==> flow/design.v <==
module ALU(Ain,Bin,ALUop,out,Z);
input [15:0] Ain, Bin;
input [1:0] ALUop;
output [15:0] out;
output Z;
assign out = (ALUop == 2'b00) ? (Ain + Bin) : (ALUop == 2'b01) ? (Ain - Bin) : (ALUop == 2'b10) ? (Ain & Bin) : (~Bin) ;
assign Z =  (out == 16'b0000000000000000) ?  1'b1 : 1'b0;
endmodule
module regfile(data_in,writenum,write,readnum,clk,data_out);
input [15:0] data_in;
input [2:0] writenum, readnum;
input write, clk;
output [15:0] data_out;
reg [15:0] R[7:0];  
reg [15:0] data_out;
always_ff @ (posedge clk)
begin 
if (write)  
    R[writenum] <= data_in;   
end  
assign data_out = R[readnum];  
endmodule
module shifter(in,shift,sout);
input [15:0] in;
input [1:0] shift;
output [15:0] sout;
reg [15:0] sout;
always_comb 
begin 
    if (shift == 2'b00)
        sout = in;
    else if (shift == 2'b01)
        sout = in << 1;
    else if (shift == 2'b10)
        sout = in >> 1;
    else if (shift == 2'b11)
    begin
      sout = in >> 1;
      sout[15] = in[15];
    end 
    else 
    sout = 16'bxxxxxxxxxxxxxxxx;
end 
endmodule
module datapath (clk, writenum, readnum, write, datapath_in, vsel, loada, loadb, loadc, shift, asel, bsel, ALUop, loads, Z_out, datapath_out);
input write, clk, loada, loadb, loadc, asel, bsel, loads, vsel;
input [1:0] ALUop, shift;
input [2:0] writenum, readnum;
input [15:0] datapath_in;
output Z_out;
output [15:0] datapath_out;
wire [15:0] data_in;
reg[15:0] aloaded, in;
wire [15:0] Bin, Ain;
reg Z_out;
reg [15:0] datapath_out;
wire [15:0] data_out, sout, out;
wire Z;
assign data_in = vsel ? datapath_in : datapath_out;  
regfile REGFILE(data_in, writenum, write, readnum, clk, data_out);  
always_ff @(posedge clk)  
begin
if (loada == 1) 
begin
 aloaded <= data_out ;
end
end 
always_ff @(posedge clk)  
begin
if (loadb == 1) 
begin
 in <= data_out ;
end
end 
shifter SHIFTER(in,shift,sout);
assign Bin = bsel ? ({11'b0, datapath_in[4:0]}) : sout ;  
assign Ain = asel ? (16'b0000000000000000) : aloaded ;
ALU alu(Ain,Bin,ALUop,out,Z);  
always_ff @(posedge clk)  
begin
if (loads == 1) 
begin
 Z_out <= Z ;
end
end 
always_ff @(posedge clk)  
begin
if (loadc == 1) 
begin
 datapath_out <= out ;
end
end 
endmodule 
# Tool chain data of datapath
# Each step is given for the RTL above and for the edited RTL.
# "orig" refers to lines of the RTL above, "edited" to lines of the edited file.
# "diff": "edited" minus "orig" as printed here.
# Operators carry their Yosys type and port widths (W data, S select, Z words).
# Cell names lack the library's common part.
# Not given: --
[setup]
design = "datapath"
clock_port = "clk"
library = "sky130hd"
pvt_corner = "tt_025C_1v80"

# The edit
# Unified diff, file above to edited file.
# A script made this edit. It changes what the design does and was not meant as an optimisation.
# begin of diff
@@ -43,5 +43,5 @@
 end 
 endmodule
-module datapath (clk, writenum, readnum, write, datapath_in, vsel, loada, loadb, loadc, shift, asel, bsel, ALUop, loads, Z_out, datapath_out);
+module datapath (clk, writenum, readnum, write, datapath_in, vsel, loada, loadb, loadc, shift, asel, bsel, ALUop, loads, Z_out, datapath_out_ext);
 input write, clk, loada, loadb, loadc, asel, bsel, loads, vsel;
 input [1:0] ALUop, shift;
@@ -49,5 +49,5 @@
 input [15:0] datapath_in;
 output Z_out;
-output [15:0] datapath_out;
+output [15:0] datapath_out_ext;
 wire [15:0] data_in;
 reg[15:0] aloaded, in;
@@ -55,4 +55,7 @@
 reg Z_out;
 reg [15:0] datapath_out;
+logic [15:0] datapath_out_s1;
+always_ff @(posedge clk) datapath_out_s1 <= datapath_out;
+assign datapath_out_ext = datapath_out_s1;
 wire [15:0] data_out, sout, out;
 wire Z;
# end of diff

# After elaboration
# Source: Yosys, flattened and elaborated, memories not mapped. Widths are those after wreduce; folded enables and synchronous resets count as part of the registers. Registers that Yosys merges into a memory's read port (data or address) are not register bits. Print and check cells do not count. Equal cells are merged and count once.
# Yosys's memory passes give these memory sizes; they may raise the number of words (mostly to a power of two), join words into wider ones and drop unused or constant bits.
[word_totals]
columns = ["item", "orig", "edited", "diff"]
rows = [
  ["regBits", 49, 65, 16],
  ["latchBits", 0, 0, 0],
  ["ramBits", 128, 128, 0],
  ["mem_bits_ro", 0, 0, 0],
  ["clocked_rd_ports_x_width", 0, 0, 0],
  ["n_memories", 1, 1, 0],
  ["input_bits", 35, 35, 0],
  ["elab_cells", 32, 33, 1],
]
[mem_list]
columns = ["item", "orig", "edited"]
rows = [
  ["memory_list", "REGFILE.R 8 x 16 bit 1R1W", "REGFILE.R 8 x 16 bit 1R1W"],
]
[classes]
columns = ["item", "orig", "edited", "diff"]
rows = [
  ["n_addsub", 2, 2, 0],
  ["multipliers", 0, 0, 0],
  ["div", 0, 0, 0],
  ["compare", 0, 0, 0],
  ["n_eq", 5, 5, 0],
  ["shift", 0, 0, 0],
  ["mux", 15, 15, 0],
  ["bitwise", 2, 2, 0],
  ["reduce_and_logical", 3, 3, 0],
]
# Operator kinds equal on both sides are left out: 12.

# Depth
# Depth = most cells in a row (Yosys ltp): at word level without a register or memory, in the mapped netlist without a sequential cell, where the memories' decode and read muxes count.
[logic_depth]
columns = ["item", "orig", "edited", "diff"]
rows = [
  ["ltp_word", 12, 12, 0],
  ["ABC_AREA", "0", "0", "--"],
  ["depth_mapped", 18, 18, 0],
  ["mapped_depth_nobuf", 15, 15, 0],
]

# Netlist
# Source: synth_stat.txt of the flow (Yosys; design flattened, memories mapped). It holds for the ABC_AREA given above (unset counts as 0); a run with the other value may have another netlist.
[by_type]
columns = ["cell_type", "orig", "edited", "diff"]
rows = [
  ["dfxtp_1", 0, 16, 16],
]
# Cell types equal on both sides are left out: 68.
[mapped]
columns = ["item", "orig", "edited", "diff"]
rows = [
  ["cells", 664, 680, 16],
  ["area_um2", 9191.3, 9511.6, 320.3],
  ["seq_area_um2", 5315.1, 5635.4, 320.3],
  ["ff_cells", 177, 193, 16],
  ["n_buf", 34, 34, 0],
]
# The figures by module come from a second, unflattened synthesis with its own total; it is not the netlist above.
[hier_totals]
columns = ["item", "orig", "edited", "diff"]
rows = [
  ["cells_unflattened", 688, 704, 16],
  ["hier_area_um2", 9544.2, 9864.5, 320.3],
]
# Rows give one instance, submodules left out.
[modules_orig]
columns = ["module", "instances", "n_cells", "area_um2", "seq_area_um2"]
rows = [
  ["regfile", 1, 198, 4973.5, 3843.7],
  ["ALU", 1, 336, 2255.9, 0.0],
  ["datapath", 1, 102, 1974.4, 1471.4],
  ["shifter", 1, 52, 340.3, 0.0],
]
[modules_edited]
columns = ["module", "instances", "n_cells", "area_um2", "seq_area_um2"]
rows = [
  ["regfile", 1, 198, 4973.5, 3843.7],
  ["datapath", 1, 118, 2294.7, 1791.7],
  ["ALU", 1, 336, 2255.9, 0.0],
  ["shifter", 1, 52, 340.3, 0.0],
]

# Timing after synthesis
# OpenSTA on the mapped netlist: ideal clock, no wires. The path of least setup slack (recovery checks aside). Input and output delay are each 20% of the period. Register names are those of the netlist, which keeps one name where synthesis merged equal registers.
[synth_path]
columns = ["item", "orig", "edited", "diff"]
rows = [
  ["kind", "in2reg", "in2reg", "--"],
  ["startpoint", "input shift[0]", "input shift[0]", "--"],
  ["endpoint", "register Z_out", "register Z_out", "--"],
  ["period_ps", 5500, 5500, 0],
  ["t_first_pin_ps", 1100, 1100, 0],
  ["t_arrival_ps", 5107, 5107, 0],
  ["required_time_ps", 5330, 5330, 0],
  ["path_slack_ps", 223, 223, 0],
  ["delay_ps", 4177, 4177, 0],
  ["driving_pins", 16, 16, 0],
  ["path_buffers", 1, 1, 0],
  ["synth_period_reached_ps", 5277, 5277, 0],
]
# "delay_ps" = arrival - input delay + setup time.
# "driving_pins" counts driving pins, that of a launching flip-flop among them; a cell with two outputs on the path counts twice.
# "synth_period_reached_ps" = period - worst setup slack (recovery checks aside). The figure is calculated, with input and output delays left at 20% of the set period.
# Between the ends stands the longest chain of elaborated cells between them, by number of cells; it is not shown to be the way that was timed. Of several equally long chains one is given.
# A line is the first line of the expression or statement that the cell stems from. Yosys adds cells for indexed reads and writes and turns some case tables into memories.
[synth_between_orig]
path_cell_list = "buf_6 > or3b_4 > a2bb2oi_2 > ha_1 > inv_1 > fa_1 > a21o_1 > a311oi_1 > o22ai_2 > o41ai_2 > o31ai_1 > mux2_4 > a211o_1 > or4_1 > or4_1 > nor4_2"
elab_chain_len = 12
cone_cells = 19
cone_lines = 7
cone_classes = "add/sub (2); eq/ne (3); mux (10); logic (2); reduce/logical (2)"
[synth_lines_orig]
columns = ["item", "line_no", "rtl"]
rows = [
  ["start: declaration", 47, "input [1:0] ALUop, shift;"],
  ["$eq A2 B2 Y1", 36, "else if (shift == 2'b11)"],
  ["$mux W15", 36, ""],
  ["$mux W16", 34, "else if (shift == 2'b10)"],
  ["$mux W16", 32, "else if (shift == 2'b01)"],
  ["$mux W16", 30, "if (shift == 2'b00)"],
  ["$mux W16", 76, "assign Bin = bsel ? ({11'b0, datapath_in[4:0]}) : sout ;"],
  ["$not A16 Y16", 6, "assign out = (ALUop == 2'b00) ? (Ain + Bin) : (ALUop == 2'b01) ? (Ain - Bin) : (ALUop == 2'b10) ? (Ain & Bin) ..."],
  ["$mux W16 x3", 6, ""],
  ["$logic_not A16 Y1", 7, "assign Z =  (out == 16'b0000000000000000) ?  1'b1 : 1'b0;"],
  ["$mux W1", 7, ""],
  ["end: assignment", 83, "Z_out <= Z ;"],
  ["end: declaration", 50, "output Z_out;"],
]
# Nets of the timed path that keep an RTL name, with a line that drives or declares them; the list need not be complete.
[synth_named_nets_orig]
columns = ["signal", "line_no"]
rows = [
  ["alu.out[12]", 6],
]
[synth_between_edited]
path_cell_list = "buf_6 > or3b_4 > a2bb2oi_2 > ha_1 > inv_1 > fa_1 > a21o_1 > a311oi_1 > o22ai_2 > o41ai_2 > o31ai_1 > mux2_4 > a211o_1 > or4_1 > or4_1 > nor4_2"
elab_chain_len = 12
cone_cells = 19
cone_lines = 7
cone_classes = "add/sub (2); eq/ne (3); mux (10); logic (2); reduce/logical (2)"
[synth_lines_edited]
columns = ["item", "line_no", "rtl"]
rows = [
  ["start: declaration", 47, "input [1:0] ALUop, shift;"],
  ["$eq A2 B2 Y1", 36, "else if (shift == 2'b11)"],
  ["$mux W15", 36, ""],
  ["$mux W16", 34, "else if (shift == 2'b10)"],
  ["$mux W16", 32, "else if (shift == 2'b01)"],
  ["$mux W16", 30, "if (shift == 2'b00)"],
  ["$mux W16", 79, "assign Bin = bsel ? ({11'b0, datapath_in[4:0]}) : sout ;"],
  ["$not A16 Y16", 6, "assign out = (ALUop == 2'b00) ? (Ain + Bin) : (ALUop == 2'b01) ? (Ain - Bin) : (ALUop == 2'b10) ? (Ain & Bin) ..."],
  ["$mux W16 x3", 6, ""],
  ["$logic_not A16 Y1", 7, "assign Z =  (out == 16'b0000000000000000) ?  1'b1 : 1'b0;"],
  ["$mux W1", 7, ""],
  ["end: assignment", 86, "Z_out <= Z ;"],
  ["end: declaration", 50, "output Z_out;"],
]
[synth_named_nets_edited]
columns = ["signal", "line_no"]
rows = [
  ["alu.out[12]", 6],
]

# Path in the finished layout
# From the final timing report of the runs of pair A: the path of least setup slack in the routed layout; clock arrival at registers is part of the times.
# The path's times are printed in steps of 10 ps; the period is the one set.
[layout_path]
columns = ["item", "orig", "edited", "diff"]
rows = [
  ["kind", "in2reg", "in2reg", "--"],
  ["startpoint", "input bsel", "input shift[1]", "--"],
  ["endpoint", "register Z_out", "register Z_out", "--"],
  ["period_ps", 5500, 5500, 0],
  ["t_first_pin_ps", 1100, 1100, 0],
  ["t_arrival_ps", 5490, 5530, 40],
  ["required_time_ps", 5750, 5760, 10],
  ["path_slack_ps", 260, 230, -30],
  ["driving_pins", 16, 17, 1],
  ["path_buffers", 3, 2, -1],
]
# Between the ends stands the longest chain of elaborated cells between them, by number of cells; it is not shown to be the way that was timed. Of several equally long chains one is given.
[layout_between_orig]
path_cell_list = "clkdlybuf4s50_1 > inv_1 > buf_4 > mux2i_1 > ha_1 > a21o_1 > buf_4 > o211ai_1 > o22ai_2 > o41ai_4 > o31ai_2 > mux2_4 > a211o_1 > or4_1 > or4_4 > nor4_2"
elab_chain_len = 7
cone_cells = 10
cone_lines = 3
cone_classes = "add/sub (2); mux (5); logic (2); reduce/logical (1)"
[layout_lines_orig]
columns = ["item", "line_no", "rtl"]
rows = [
  ["start: declaration", 46, "input write, clk, loada, loadb, loadc, asel, bsel, loads, vsel;"],
  ["$mux W16", 76, "assign Bin = bsel ? ({11'b0, datapath_in[4:0]}) : sout ;"],
  ["$not A16 Y16", 6, "assign out = (ALUop == 2'b00) ? (Ain + Bin) : (ALUop == 2'b01) ? (Ain - Bin) : (ALUop == 2'b10) ? (Ain & Bin) ..."],
  ["$mux W16 x3", 6, ""],
  ["$logic_not A16 Y1", 7, "assign Z =  (out == 16'b0000000000000000) ?  1'b1 : 1'b0;"],
  ["$mux W1", 7, ""],
  ["end: assignment", 83, "Z_out <= Z ;"],
  ["end: declaration", 50, "output Z_out;"],
]
# Nets of the timed path that keep an RTL name, with a line that drives or declares them; the list need not be complete.
[layout_named_nets_orig]
columns = ["signal", "line_no"]
rows = [
  ["alu.out[12]", 6],
]
[layout_between_edited]
path_cell_list = "dlymetal6s2s_1 > or3b_4 > a2bb2oi_4 > ha_2 > inv_1 > fa_2 > a21o_1 > buf_4 > o211ai_1 > o22ai_2 > o41ai_4 > o31ai_4 > mux2_4 > a211o_1 > or4_4 > or4_4 > nor4_2"
elab_chain_len = 12
cone_cells = 19
cone_lines = 7
cone_classes = "add/sub (2); eq/ne (3); mux (10); logic (2); reduce/logical (2)"
[layout_lines_edited]
columns = ["item", "line_no", "rtl"]
rows = [
  ["start: declaration", 47, "input [1:0] ALUop, shift;"],
  ["$eq A2 B2 Y1", 36, "else if (shift == 2'b11)"],
  ["$mux W15", 36, ""],
  ["$mux W16", 34, "else if (shift == 2'b10)"],
  ["$mux W16", 32, "else if (shift == 2'b01)"],
  ["$mux W16", 30, "if (shift == 2'b00)"],
  ["$mux W16", 79, "assign Bin = bsel ? ({11'b0, datapath_in[4:0]}) : sout ;"],
  ["$not A16 Y16", 6, "assign out = (ALUop == 2'b00) ? (Ain + Bin) : (ALUop == 2'b01) ? (Ain - Bin) : (ALUop == 2'b10) ? (Ain & Bin) ..."],
  ["$mux W16 x3", 6, ""],
  ["$logic_not A16 Y1", 7, "assign Z =  (out == 16'b0000000000000000) ?  1'b1 : 1'b0;"],
  ["$mux W1", 7, ""],
  ["end: assignment", 86, "Z_out <= Z ;"],
  ["end: declaration", 50, "output Z_out;"],
]
[layout_named_nets_edited]
columns = ["signal", "line_no"]
rows = [
  ["alu.out[12]", 6],
]

# Measured runs
# Runs of the flow (Yosys, OpenROAD) on both versions; the two runs of a pair have the same settings. The constraints put input and output delay at 20% of the set period each and load the outputs with 0.01 pF.
[flow_settings_pair_A]
CORE_UTILIZATION = 40
period_ns = 5.5
CAP_MARGIN = 20
CORE_MARGIN = 2
SLEW_MARGIN = 20
[measured_pair_A]
columns = ["item", "orig", "edited", "diff"]
rows = [
  ["yosys_chip_area_um2", 9191.3, 9511.6, 320.3],
  ["final_die_area_um2", 24206.7, 25028.8, 822.1],
  ["finalUtil_frac", 0.497, 0.496, -0.001],
  ["worst_setup_slack_ps", 259, 227, -32],
  ["timing.setup.tns_ps", 0, 0, 0],
  ["ws_hold_ps", 712, 369, -343],
  ["clock_period_reached_ps", 5241, 5273, 32],
]
# "clock_period_reached_ps" is the run's clock period less its worst setup slack. It is reckoned from that one timing run; input and output delays stay at 20% of the period that was set.
